==> flow/design.v <==
`timescale 1ns / 1ps
 module PWM(
    input clk,
	 input rst,
	 input  wire   [2:0] ctr,
	 output reg 	pwm_left_out,				 
	 output reg    pwm_right_out,           
	 output reg [3:0] ctr_dir_out       
    );
	 reg  [19:0]  countleft; 
	 reg  [19:0]  countright; 
	 reg [19:0]left;
	 reg [19:0]right;
	 always@(posedge clk)
	 if(rst)
		begin
		left<=20'h0;
		right<=20'h0;
		ctr_dir_out<=4'b0000;
		end
	 else
	 casex(ctr)
		3'b000:                   
			begin
			left<=20'h24a;
			right<=20'h24a;
			ctr_dir_out<=4'b0101;
			end
		3'b110:                      
			begin
			left<=20'h24a;
			right<=20'h75;
			ctr_dir_out<=4'b0101;
			end
		3'b111:                      
			begin
			left<=20'h24a;
			right<=20'h111;
			ctr_dir_out<=4'b0101; 
			end
		3'b101:                      
			begin
			left<=20'h75;
			right<=20'h24a;
			ctr_dir_out<=4'b0101;
			end
		3'b100:                      
			begin
			left<=20'h111;
			right<=20'h24a;
			ctr_dir_out<=4'b0101;
			end
		3'b011:                      
			begin
			left<=20'h298;
			right<=20'h298;
			ctr_dir_out<=4'b1010;
			end
		3'b010:                      
			begin
			left<=20'h298;
			right<=20'h298;
			ctr_dir_out<=4'b0101;
			end
		3'b001:                      
			begin
			left<=20'h187;
			right<=20'h187;
			ctr_dir_out<=4'b0000;
			end
		endcase
	always@(posedge clk)
		if(rst)
			begin
			countleft=20'b0;
			pwm_left_out=0;
			end
		else
		begin
			countleft=countleft+1;
			if(countleft<=left)
				begin
				pwm_left_out=1;
				end
			else begin
			pwm_left_out=0;
			end
			if(countleft>=20'h30d)
			begin
			countleft=0;
			end
		end
	always@(posedge clk)
		if(rst)
			begin
			countright=20'b0;
			pwm_right_out=0;
			end
		else
		begin
			countright=countright+1;
			if(countright<=right)
				begin
				pwm_right_out=1;
				end
			else begin
			pwm_right_out=0;
			end
			if(countright>=20'h30d)
			begin
			countright=0;
			end
		end
endmodule
`timescale 1ns / 1ps
module HongWai(
	 input clk,
	 input rst,
    output reg [2:0]ctr,
	 input wire [1:0]hwsignal,
	 output reg [1:0]leds_hw
    );
	 always@(posedge clk)                  
    begin
	 if(rst)
		leds_hw<=2'b00;
	 else
	 leds_hw<=hwsignal;
	 end
	 always@(posedge clk)
		if(rst)
			ctr<=3'b000;
		else
		casex(hwsignal)
		2'b00:
			begin
			ctr<=3'b000;
			end
		2'b10:
			begin
			ctr<=3'b101;       
			end
		2'b01:
			begin
			ctr<=3'b110;
			end
		2'b11:
			begin
			ctr<=3'b000;
			end
		endcase
endmodule
`timescale 1ns / 1ps
module ChaoShengBo(
	 input clk,
	 input rst,
	 output reg [2:0]ctr,
	 output reg En_o,
	 output reg En_negedge_o,
	 output reg Trig,
	 input wire Echo,
	 input wire [1:0]hwsignal,
	output reg En_tag
    );
	 reg [23:0]count;           
	 reg [23:0]timecount;       
	 reg [23:0]keep_obstacle_time;
	 reg [23:0]keep_no_obstacle_time;     
	 reg En;                     
	 reg [31:0]turnleft_count;      
	 reg [1:0]temp;
	 reg [1:0]Echo_temp;
	 reg En_negedge;
	 reg tag;
	 reg [31:0]tag_count;      
	 reg [31:0]count_total; 
	 reg count_tag;
	 always@(posedge clk)
	 if(rst)
	 begin
	 count=24'b0;
	 Trig=1'b0;
	 end
	 else
	 begin
	 count=count+1;
	 if(count>=24'h1312d)       
		begin
		Trig=1'b1;
		end
	if(count==24'h13136)           
		begin
		Trig=1'b0;
		count=24'b0;
		end
	 end
	 always@(posedge clk)
	 if(rst)
		begin
		timecount=24'b0;
		keep_obstacle_time<=24'b0;
		En=0;
		keep_no_obstacle_time=24'b0;
		turnleft_count=32'b0;
		temp<=2'b0;
		Echo_temp<=2'b0;
		En_negedge=0;
		ctr<=3'b000;
		En_tag=0;
		tag=0;
		tag_count=0;
		count_total=0;
		count_tag=0;
		En_o<=0;
		En_negedge_o<=0;
		end
	 else
	 begin
	 keep_obstacle_time<=timecount;
	 if(Echo)
		begin
		timecount=timecount+1;
		end
	  Echo_temp[0]<=Echo;
	  Echo_temp[1]<=Echo_temp[0]; 
	  if((Echo_temp==2'b10)&&(keep_obstacle_time>=24'h1e84))
	  begin
	  timecount=24'b0;
	  En=0;
	  end
	  if((keep_obstacle_time<=24'h6b7)&&(keep_obstacle_time>=24'h4e)&&(Echo_temp==2'b10))
		begin
		timecount=24'b0;
		En=1;
		ctr<=3'b111;
		end
	 temp[0]<=En;
	 temp[1]<=temp[0];
	 if(temp==2'b10)
	 begin
	 En_negedge=1;
	 tag=1;
	 count_tag=1;
	 end
	 if(count_tag==1)
	 begin
	 count_total=count_total+1;
	 end
	 if(En_negedge&(turnleft_count<=32'h1443fd)&(turnleft_count>32'h8583b))
	 begin
	 turnleft_count=turnleft_count+1;
	  ctr<=3'b100;
	 end
	 if(En_negedge&(turnleft_count<=32'h8583b))
	 begin
	 turnleft_count=turnleft_count+1;
	  ctr<=3'b000;
	 end
	  if(En_negedge&(turnleft_count<=32'h1a39de)&(turnleft_count>32'h1443fd))
	 begin
	 turnleft_count=turnleft_count+1;
	  ctr<=3'b111;
	 end
	 if(turnleft_count>=32'h1a39de)
	 begin
	 En_negedge=0;
	 turnleft_count=32'b0;
	 end
	 if(tag==1&((hwsignal==2'b10)|(hwsignal==2'b00)))
	 begin
	 En_tag=1;
	 tag_count=tag_count+1;
	 ctr<=3'b110;
	 end
	 if(tag_count>=32'h5f5e1)
	 begin
	 En_tag=0;
	 tag_count=0;
	 tag=0;
	 count_total=0;
	 count_tag=0;
	 end
	 if(count_total>=32'h5f5e10)
	 begin
	 En_tag=0;
	 tag_count=0;
	 tag=0;
	 count_total=0;
	 count_tag=0;
	 end
	 En_o<=En;
	 En_negedge_o<=En_negedge;
	 end
endmodule
`timescale 1ns / 1ps
module Bluetooth(
    input clk,
	 input rst,
	 input Rx,
	 output Tx,
	 output reg [7:0] seg_data,
	 output [7:0] seg_slect,
	 output reg bl_En,
	 output reg [2:0] bl_ctr
    );
	 reg EnRead;
	 reg [19:0]fp;
	 reg [16:0]seg_fp;
	 reg seg_fp_clk;
	 reg [7:0]data;
	 reg [7:0]seg_data_r;
	 reg bl_En_r;
	 reg [2:0]bl_ctr_r;
	 assign seg_slect=8'hfe;
	 assign Tx=1'b0;
	 always@(posedge clk)
	 if(rst)
	 begin
	 EnRead=0;
	 fp=20'h0;
	 data=8'hfe;
	 seg_fp=17'h0;
	 seg_fp_clk=0;
	 seg_data_r=8'h0;
	 bl_En_r=0;
	 bl_ctr_r=3'b001;
	 seg_data<=8'h0;
	 bl_En<=0;
	 bl_ctr<=3'b001;
	 end
	 else
	 begin
		if(Rx==0)
			begin
				EnRead=1;
			end
		if(EnRead)
			begin
				fp=fp+1;
			end
		case(fp)
		20'h7a:
			begin
				data[0]=Rx;
			end
		20'hcb:
			begin
				data[1]=Rx;
			end
		20'h11d:
			begin
				data[2]=Rx;
			end
		20'h16e:
			begin
				data[3]=Rx;
			end
		20'h1c0:
			begin
				data[4]=Rx;
			end
		20'h211:
			begin
				data[5]=Rx;
			end	
		20'h262:
			begin
				data[6]=Rx;
			end
		20'h2b4:
			begin
				data[7]=Rx;
			end
		20'h305:               
			begin
				EnRead=0;
				fp=20'h0;
			end
		endcase
	 seg_fp=seg_fp+1;
	 if(seg_fp==17'h1fff)
		begin
		seg_fp_clk=0;
		end
		if(seg_fp==17'h3d09)
		begin
		if(seg_fp_clk==0)
		case(data)
	  8'h0:
		begin
		seg_data_r=8'b11000000;
		bl_ctr_r=3'b010;                  
		end
	  8'h1:
		begin
		seg_data_r=8'b11111001;
		bl_ctr_r=3'b111;                  
		end
	  8'h2:
		begin
		seg_data_r=8'b10100100;
		bl_ctr_r=3'b011;                  
		end
	  8'h3:
		begin
		seg_data_r=8'b10110000;
		bl_ctr_r=3'b100;                  
		end
	  8'h4:
		begin
		seg_data_r=8'b10011001;
		bl_ctr_r=3'b001;                 
		end
	  8'h5:
		begin
		seg_data_r=8'b10010010;
		bl_En_r=1;                       
		end
	  8'h6:
		begin
		seg_data_r=8'b10000010;
		bl_En_r=0;                        
		end
	  8'h7:
		begin
		seg_data_r=8'b00000111;
		end
	  8'h8:
		begin
		seg_data_r=8'b01111111;
		end
	  8'h9:
		begin
		seg_data_r=8'b01101111;
		end
	 8'hff:
		begin
		seg_data_r=8'b01110110;
		end
	 8'hfe:
		begin
		seg_data_r=8'b10001100;
		end
	  endcase
		seg_fp_clk=1;
		end
	 seg_data<=seg_data_r;
	 bl_En<=bl_En_r;
	 bl_ctr<=bl_ctr_r;
	 end
endmodule
`timescale 1ns / 1ps
module Top(
	input  clk,
	input  rst,
	output pwm_left_out,
	output pwm_right_out,
	output [3:0] ctr_dir_out,
	output [2:0] led,
	input  [1:0]hwsignal,
	output [1:0]leds_hw,
	output wire [2:0] led_pwm_ctr,
	output Trig,
	input Echo,
	output En_tag,
	output csb_En_negedge,
	input Rx,
	output Tx,
	output [7:0] data,
	output [7:0] seg_slect
    );
	wire [2:0]hw_ctr;
	wire [2:0]ctr;
	wire [2:0]bl_ctr;
	wire csb_En;                    
	wire bl_En;
	wire [2:0]csb_ctr;
	wire [2:0]middctr;
	PWM pwm(.clk(clk),
				.rst(rst),
				.ctr(ctr),
				.pwm_left_out(pwm_left_out),
				.pwm_right_out(pwm_right_out),
				.ctr_dir_out(ctr_dir_out));
	HongWai hw(.clk(clk),
					.rst(rst),
					.ctr(hw_ctr),
					.hwsignal(hwsignal),
					.leds_hw(leds_hw));
	ChaoShengBo csb(.clk(clk),
					.rst(rst),
					.ctr(csb_ctr),
					.En_o(csb_En),
					.En_negedge_o(csb_En_negedge),
					.Trig(Trig),
					.Echo(Echo),
					.hwsignal(hwsignal),
					.En_tag(En_tag)
					);
	Bluetooth bt(.clk(clk),
					.rst(rst),
					.Rx(Rx),
					.Tx(Tx),
					.seg_data(data),
					.seg_slect(seg_slect),
					.bl_ctr(bl_ctr),
					.bl_En(bl_En));
		assign middctr=(csb_En|csb_En_negedge)?csb_ctr:hw_ctr;
		assign ctr=bl_En?bl_ctr:middctr;
		assign led_pwm_ctr=csb_ctr;
		assign led=ctr;
endmodule
# Tool chain data of Top
# Tool output for the design above, in the order of the flow.
# Lines are those of the file above, counted from 1.
# Operators carry their Yosys type and port widths (W data, S select, Z words).
# A cell with n/a has no value.
[setup] top="Top" clock_port="clk" library="sky130hd" lib_corner="tt_025C_1v80"

# Word level
# Source: Yosys, flattened and elaborated, memories not mapped. Widths are those after wreduce. Registers that Yosys merges into a memory's read port (data or address) are not register bits. Print and check cells do not count.
# Yosys's memory passes give these memory sizes; they may raise the number of words (mostly to a power of two), join words into wider ones and drop unused or constant bits.
[op_classes] addsub=11 compare=16 n_eq=28 mux=56 logic=9 reduce_logical=23
[op_table] op="$mux W32" count=11
[op_table] op="$add A32 B1 Y32 const B" count=5
[op_table] op="$pmux W8 S12" count=1
[op_table] op="$eq A20 B10 Y1 const B" count=4
[op_table] op="$le A32 B21 Y1 const B" count=2
[op_table] op="$add A20 B1 Y20 const B" count=3
[op_table] op="$eq A20 B9 Y1 const B" count=3
[op_table] op="$add A24 B1 Y24 const B" count=2
[op_table] op="$ge A20 B10 Y1 const B" count=2
[op_table] op="$le A20 B20 Y1" count=2
[op_table] op="$mux W20" count=2
[op_table] op="$ge A32 B19 Y1 const B" count=1
[op_table] op="$gt A32 B20 Y1 const B" count=1
[op_table] op="$le A32 B20 Y1 const B" count=1
[op_table] op="$ge A32 B21 Y1 const B" count=1
[op_table] op="$gt A32 B21 Y1 const B" count=1
[op_table] op="$ge A32 B23 Y1 const B" count=1
[op_table] op="$eq A8 B3 Y1 const B" count=4
[op_table] op="$mux W1" count=32
[op_table] op="$le A24 B11 Y1 const B" count=1
[op_table] op="$ge A24 B13 Y1 const B" count=1
[op_table] op="$ge A24 B17 Y1 const B" count=1
[op_table] op="$eq A24 B17 Y1 const B" count=1
[op_table] op="$ge A24 B7 Y1 const B" count=1
[op_table] op="$mux W3" count=7
[op_table] op="$eq A20 B7 Y1 const B" count=1
[op_table] op="$eq A20 B8 Y1 const B" count=1
[op_table] op="$add A17 B1 Y17 const B" count=1
# Not listed: further kinds 24, cells in them 49.
[bits] regBits=327 romBits=192 clocked_rd_ports_x_width=24 memories=1 input_bits=6 out_inout_bits=34 wordCells=178
[memory_table] memory="(no name shown)" words=8 width=24 read_ports=1 wr=0 line_no=22 text="casex(ctr)"

# Logic depth
# Depth = most cells in a row (Yosys ltp): at word level without a register or memory, in the mapped netlist without a sequential cell, where the memories' decode and read muxes count.
[logic_depth] word_depth=18 ABC_AREA=0 ltp_mapped=30 depth_no_buf=26

# After synthesis
# Source: synth_stat.txt of the flow (Yosys; design flattened, memories mapped). It holds for the ABC_AREA given above (unset counts as 0); a run with the other value may have another netlist.
# The area totals of this step are shown rounded.
[synth_totals] cells=2009 area_um2=16300 sequential_area_um2=6090 ffs=304 n_buf=89
[types] cell_type="sky130_fd_sc_hd__dfxtp_1" count=304 type_area_um2=6.09E+03
[types] cell_type="sky130_fd_sc_hd__nor2_1" count=280 type_area_um2=1.05E+03
[types] cell_type="sky130_fd_sc_hd__xnor2_1" count=106 type_area_um2=928.39
[types] cell_type="sky130_fd_sc_hd__xor2_1" count=98 type_area_um2=858.323
[types] cell_type="sky130_fd_sc_hd__nand2_1" count=168 type_area_um2=630.605
[types] cell_type="sky130_fd_sc_hd__ha_1" count=46 type_area_um2=575.552
[types] cell_type="sky130_fd_sc_hd__nand3_1" count=104 type_area_um2=520.499
[types] cell_type="sky130_fd_sc_hd__a21oi_1" count=85 type_area_um2=425.408
[types] cell_type="sky130_fd_sc_hd__nor3_1" count=85 type_area_um2=425.408
[types] cell_type="sky130_fd_sc_hd__nor2b_1" count=56 type_area_um2=350.336
[types] cell_type="sky130_fd_sc_hd__o21ai_0" count=66 type_area_um2=330.317
[types] cell_type="sky130_fd_sc_hd__nand4_1" count=47 type_area_um2=294.032
[types] cell_type="sky130_fd_sc_hd__and3_1" count=45 type_area_um2=281.52
[types] cell_type="sky130_fd_sc_hd__mux2i_1" count=25 type_area_um2=250.24
[types] cell_type="sky130_fd_sc_hd__clkbuf_1" count=66 type_area_um2=247.738
[types] cell_type="sky130_fd_sc_hd__inv_1" count=65 type_area_um2=243.984
[types] cell_type="sky130_fd_sc_hd__nor4_1" count=35 type_area_um2=218.96
[types] cell_type="sky130_fd_sc_hd__a31oi_1" count=28 type_area_um2=175.168
# Not listed: further types 65, cells in them 300.
# By module: a second synthesis without flattening, with its own total; a netlist apart from the flattened one above.
[unflattened] cells_unflattened=2116 area_unflattened_um2=17400
# Rows give one instance, submodules left out.
[modules] module="ChaoShengBo" n_inst=1 n_cells=1324 area_um2=10600 seq_area_um2=3580
[modules] module="Bluetooth" n_inst=1 n_cells=411 area_um2=3400 seq_area_um2=1180
[modules] module="PWM" n_inst=1 n_cells=354 area_um2=3120 seq_area_um2=1220
[modules] module="HongWai" n_inst=1 n_cells=14 area_um2=168 seq_area_um2=100
[modules] module="Top" n_inst=1 n_cells=13 area_um2=82.6 seq_area_um2=0.0

# Timing after synthesis
# Path of least setup slack by OpenSTA after synthesis, without wires, with an ideal clock, recovery checks aside; 20% of the period is set as input and as output delay. Where synthesis merged equal registers, the netlist keeps one of their names.
[synth_timing] path_type="reg-to-reg" from="reg csb.turnleft_count[0]" to="reg csb.turnleft_count[20]" tclk_ns=10.0 setup_ns=0.135 launch_ns=0.000 t_arrival_ns=7.297 t_required_ns=9.865 slack_ns=2.568 path_delay_ns=7.432 path_stages=29 path_buffers=4 synth_period_reached_ns=7.432
# "path_delay_ns" = arrival - input delay + setup time.
# "path_stages" counts driving pins, that of a launching flip-flop among them; a cell with two outputs on the path counts twice.
# "synth_period_reached_ns" = period - worst setup slack (recovery checks aside). The figure is calculated, with input and output delays left at 20% of the set period.
# The rows between start and end are the longest chain of elaborated cells between them; the timing report does not say that the signal goes this way. Where chains are equally long, one stands for them.
# A line is the first line of the expression or statement that the cell stems from. Yosys adds cells for indexed reads and writes and turns some case tables into memories.
# At most two assigning lines are given for a register; there are more.
[synth_between] path_cell_list="sky130_fd_sc_hd__dfxtp_1 sky130_fd_sc_hd__inv_1 sky130_fd_sc_hd__ha_1 sky130_fd_sc_hd__or4bb_1 sky130_fd_sc_hd__or4_4 sky130_fd_sc_hd__a211oi_2 sky130_fd_sc_hd__nor3_2 sky130_fd_sc_hd__buf_2 sky130_fd_sc_hd__xnor2_1 sky130_fd_sc_hd__ha_1 sky130_fd_sc_hd__clkbuf_1 sky130_fd_sc_hd__nand3_1 sky130_fd_sc_hd__nor3_1 sky130_fd_sc_hd__a21oi_1 sky130_fd_sc_hd__nor4b_1 sky130_fd_sc_hd__a41oi_4 sky130_fd_sc_hd__a2111oi_1 sky130_fd_sc_hd__xnor2_1 sky130_fd_sc_hd__nand3_1 sky130_fd_sc_hd__or4_1 sky130_fd_sc_hd__o41a_1 sky130_fd_sc_hd__and2_1 sky130_fd_sc_hd__buf_6 sky130_fd_sc_hd__nor4b_2 sky130_fd_sc_hd__xor2_1 sky130_fd_sc_hd__nand4_1 sky130_fd_sc_hd__a311oi_4 sky130_fd_sc_hd__buf_6 sky130_fd_sc_hd__nor3_1" elab_chain_cells=16 cells_between=21 lines_between=8 classes_between="add/sub: 3; compare: 6; mux: 6; logic: 5; reduce/logical: 1"
[synth_rtl] item="start, declared" line_no=170 text="reg [31:0]turnleft_count;"
[synth_rtl] item="start, assigned" line_no=251 text="turnleft_count=turnleft_count+1;"
[synth_rtl] item="start, assigned" line_no=256 text="turnleft_count=turnleft_count+1;"
[synth_rtl] item="$le A32 B21 Y1" line_no=249 text="if(En_negedge&(turnleft_count<=32'h1443fd)&(turnleft_count>32'h8583b))"
[synth_rtl] item="$and A1 B1 Y1 (2 in a row)" line_no=249
[synth_rtl] item="$mux W32" line_no=249
[synth_rtl] item="$mux W32" line_no=198 text="if(rst)"
[synth_rtl] item="$le A32 B20 Y1" line_no=254 text="if(En_negedge&(turnleft_count<=32'h8583b))"
[synth_rtl] item="$and A1 B1 Y1" line_no=254
[synth_rtl] item="$mux W32" line_no=254
[synth_rtl] item="$mux W32" line_no=198
[synth_rtl] item="$le A32 B21 Y1" line_no=259 text="if(En_negedge&(turnleft_count<=32'h1a39de)&(turnleft_count>32'h1443fd))"
[synth_rtl] item="$and A1 B1 Y1 (2 in a row)" line_no=259
[synth_rtl] item="$mux W32" line_no=259
[synth_rtl] item="$mux W32" line_no=198
[synth_rtl] item="$ge A32 B21 Y1" line_no=264 text="if(turnleft_count>=32'h1a39de)"
[synth_rtl] item="$reduce_or A2 Y1"
[synth_rtl] item="end, assigned" line_no=256
[synth_rtl] item="end, assigned" line_no=261 text="turnleft_count=turnleft_count+1;"
[synth_rtl] item="end, declared" line_no=170

# Timing after layout
# Path of least setup slack in the final report of entry C (OpenROAD, finished layout, wires in). Where an end is a register, its clock arrival counts in the times.
[layout_timing] path_type="reg-to-reg" from="reg csb.turnleft_count[1]" to="reg csb.turnleft_count[19]" tclk_ns=7.62 setup_ns=0.15 launch_ns=0.54 t_arrival_ns=7.66 t_required_ns=8.01 slack_ns=0.35 path_stages=29 path_buffers=2
# The rows between start and end are the longest chain of elaborated cells between them; the timing report does not say that the signal goes this way. Where chains are equally long, one stands for them.
# At most two assigning lines are given for a register; there are more.
[layout_between] path_cell_list="sky130_fd_sc_hd__dfxtp_1 sky130_fd_sc_hd__inv_1 sky130_fd_sc_hd__ha_1 sky130_fd_sc_hd__or4bb_1 sky130_fd_sc_hd__or4_4 sky130_fd_sc_hd__a211oi_1 sky130_fd_sc_hd__a211o_1 sky130_fd_sc_hd__nor2_1 sky130_fd_sc_hd__o21ai_1 sky130_fd_sc_hd__ha_2 sky130_fd_sc_hd__nand3_1 sky130_fd_sc_hd__nor3_1 sky130_fd_sc_hd__a21oi_1 sky130_fd_sc_hd__nor4b_1 sky130_fd_sc_hd__buf_4 sky130_fd_sc_hd__a31o_2 sky130_fd_sc_hd__o21ai_2 sky130_fd_sc_hd__mux2_2 sky130_fd_sc_hd__ha_1 sky130_fd_sc_hd__nand3_1 sky130_fd_sc_hd__or4_1 sky130_fd_sc_hd__o41a_1 sky130_fd_sc_hd__and2_1 sky130_fd_sc_hd__nor4b_2 sky130_fd_sc_hd__xor2_1 sky130_fd_sc_hd__nand4_1 sky130_fd_sc_hd__a311oi_4 sky130_fd_sc_hd__buf_4 sky130_fd_sc_hd__a211oi_1" elab_chain_cells=16 cells_between=21 lines_between=8 classes_between="add/sub: 3; compare: 6; mux: 6; logic: 5; reduce/logical: 1"
[layout_rtl] item="start, declared" line_no=170 text="reg [31:0]turnleft_count;"
[layout_rtl] item="start, assigned" line_no=251 text="turnleft_count=turnleft_count+1;"
[layout_rtl] item="start, assigned" line_no=256 text="turnleft_count=turnleft_count+1;"
[layout_rtl] item="$le A32 B21 Y1" line_no=249 text="if(En_negedge&(turnleft_count<=32'h1443fd)&(turnleft_count>32'h8583b))"
[layout_rtl] item="$and A1 B1 Y1 (2 in a row)" line_no=249
[layout_rtl] item="$mux W32" line_no=249
[layout_rtl] item="$mux W32" line_no=198 text="if(rst)"
[layout_rtl] item="$le A32 B20 Y1" line_no=254 text="if(En_negedge&(turnleft_count<=32'h8583b))"
[layout_rtl] item="$and A1 B1 Y1" line_no=254
[layout_rtl] item="$mux W32" line_no=254
[layout_rtl] item="$mux W32" line_no=198
[layout_rtl] item="$le A32 B21 Y1" line_no=259 text="if(En_negedge&(turnleft_count<=32'h1a39de)&(turnleft_count>32'h1443fd))"
[layout_rtl] item="$and A1 B1 Y1 (2 in a row)" line_no=259
[layout_rtl] item="$mux W32" line_no=259
[layout_rtl] item="$mux W32" line_no=198
[layout_rtl] item="$ge A32 B21 Y1" line_no=264 text="if(turnleft_count>=32'h1a39de)"
[layout_rtl] item="$reduce_or A2 Y1"
[layout_rtl] item="end, assigned" line_no=256
[layout_rtl] item="end, assigned" line_no=261 text="turnleft_count=turnleft_count+1;"
[layout_rtl] item="end, declared" line_no=170

# Record of 4 stored runs of the RTL-to-layout flow on Top, platform sky130hd. The runs are unordered. Constraints: input delay and output delay 20% of the set period each, output load 0.01 pF.
# "critical_path_time_ns": the worst setup path's part of the clock period (all of it between registers, 20% less for each end at a port) less its slack. A launch clock that arrives late makes it longer, a capture clock that arrives late makes it shorter.
# "total_power_mw" is the tool's figure for a default switching activity; nothing was simulated.
# Values from the reports are rounded here.
run="entry A" settings ABC_AREA=1 CAP_MARGIN=0 CELL_PAD_IN_SITES_DETAIL_PLACEMENT=2 CELL_PAD_IN_SITES_GLOBAL_PLACEMENT=3 CORE_ASPECT_RATIO=1.72 CORE_MARGIN=3 CORE_UTILIZATION=66 CTS_CLUSTER_DIAMETER=278 CTS_CLUSTER_SIZE=94 GPL_ROUTABILITY_DRIVEN=0 GPL_TIMING_DRIVEN=0 HOLD_SLACK_MARGIN=0.27 MAX_ROUTING_LAYER="met4" MIN_ROUTING_LAYER="met2" PLACE_DENSITY_LB_ADDON=0.05 SLEW_MARGIN=25 period_ns=13.5
run="entry A" outcome="not finished: placement ended with error FLW-0024"
run="entry B" settings ABC_AREA=1 CELL_PAD_IN_SITES_GLOBAL_PLACEMENT=2 CORE_MARGIN=3 CORE_UTILIZATION=72 MAX_ROUTING_LAYER="met5" PLACE_DENSITY_LB_ADDON=0.03 SETUP_SLACK_MARGIN=-0.72 TNS_END_PERCENT=40 period_ns=9.16 CAP_MARGIN=20 SLEW_MARGIN=20
run="entry B" outcome="not finished: placement ended with error FLW-0024"
run="entry C" settings CORE_UTILIZATION=40 PLACE_DENSITY=0.6 period_ns=7.62 CAP_MARGIN=20 CORE_MARGIN=2 SLEW_MARGIN=20
run="entry C" results yosys_chip_area_um2=16300 die_footprint_um2=42300 final_cell_area_um2=18700 ws_setup_ns=0.354 setup_tns_ns=0.000 holdWs_ns=0.458 total_power_mw=3.50 critical_path_time_ns=7.27 timing.worst_path_kind="reg-to-reg"
run="entry D" settings CORE_UTILIZATION=40 PLACE_DENSITY=0.6 period_ns=10.0 CAP_MARGIN=20 CORE_MARGIN=2 SLEW_MARGIN=20
run="entry D" results yosys_chip_area_um2=16300 die_footprint_um2=42300 final_cell_area_um2=18400 ws_setup_ns=1.23 setup_tns_ns=0.000 holdWs_ns=0.464 total_power_mw=2.68 critical_path_time_ns=8.77 timing.worst_path_kind="reg-to-reg"
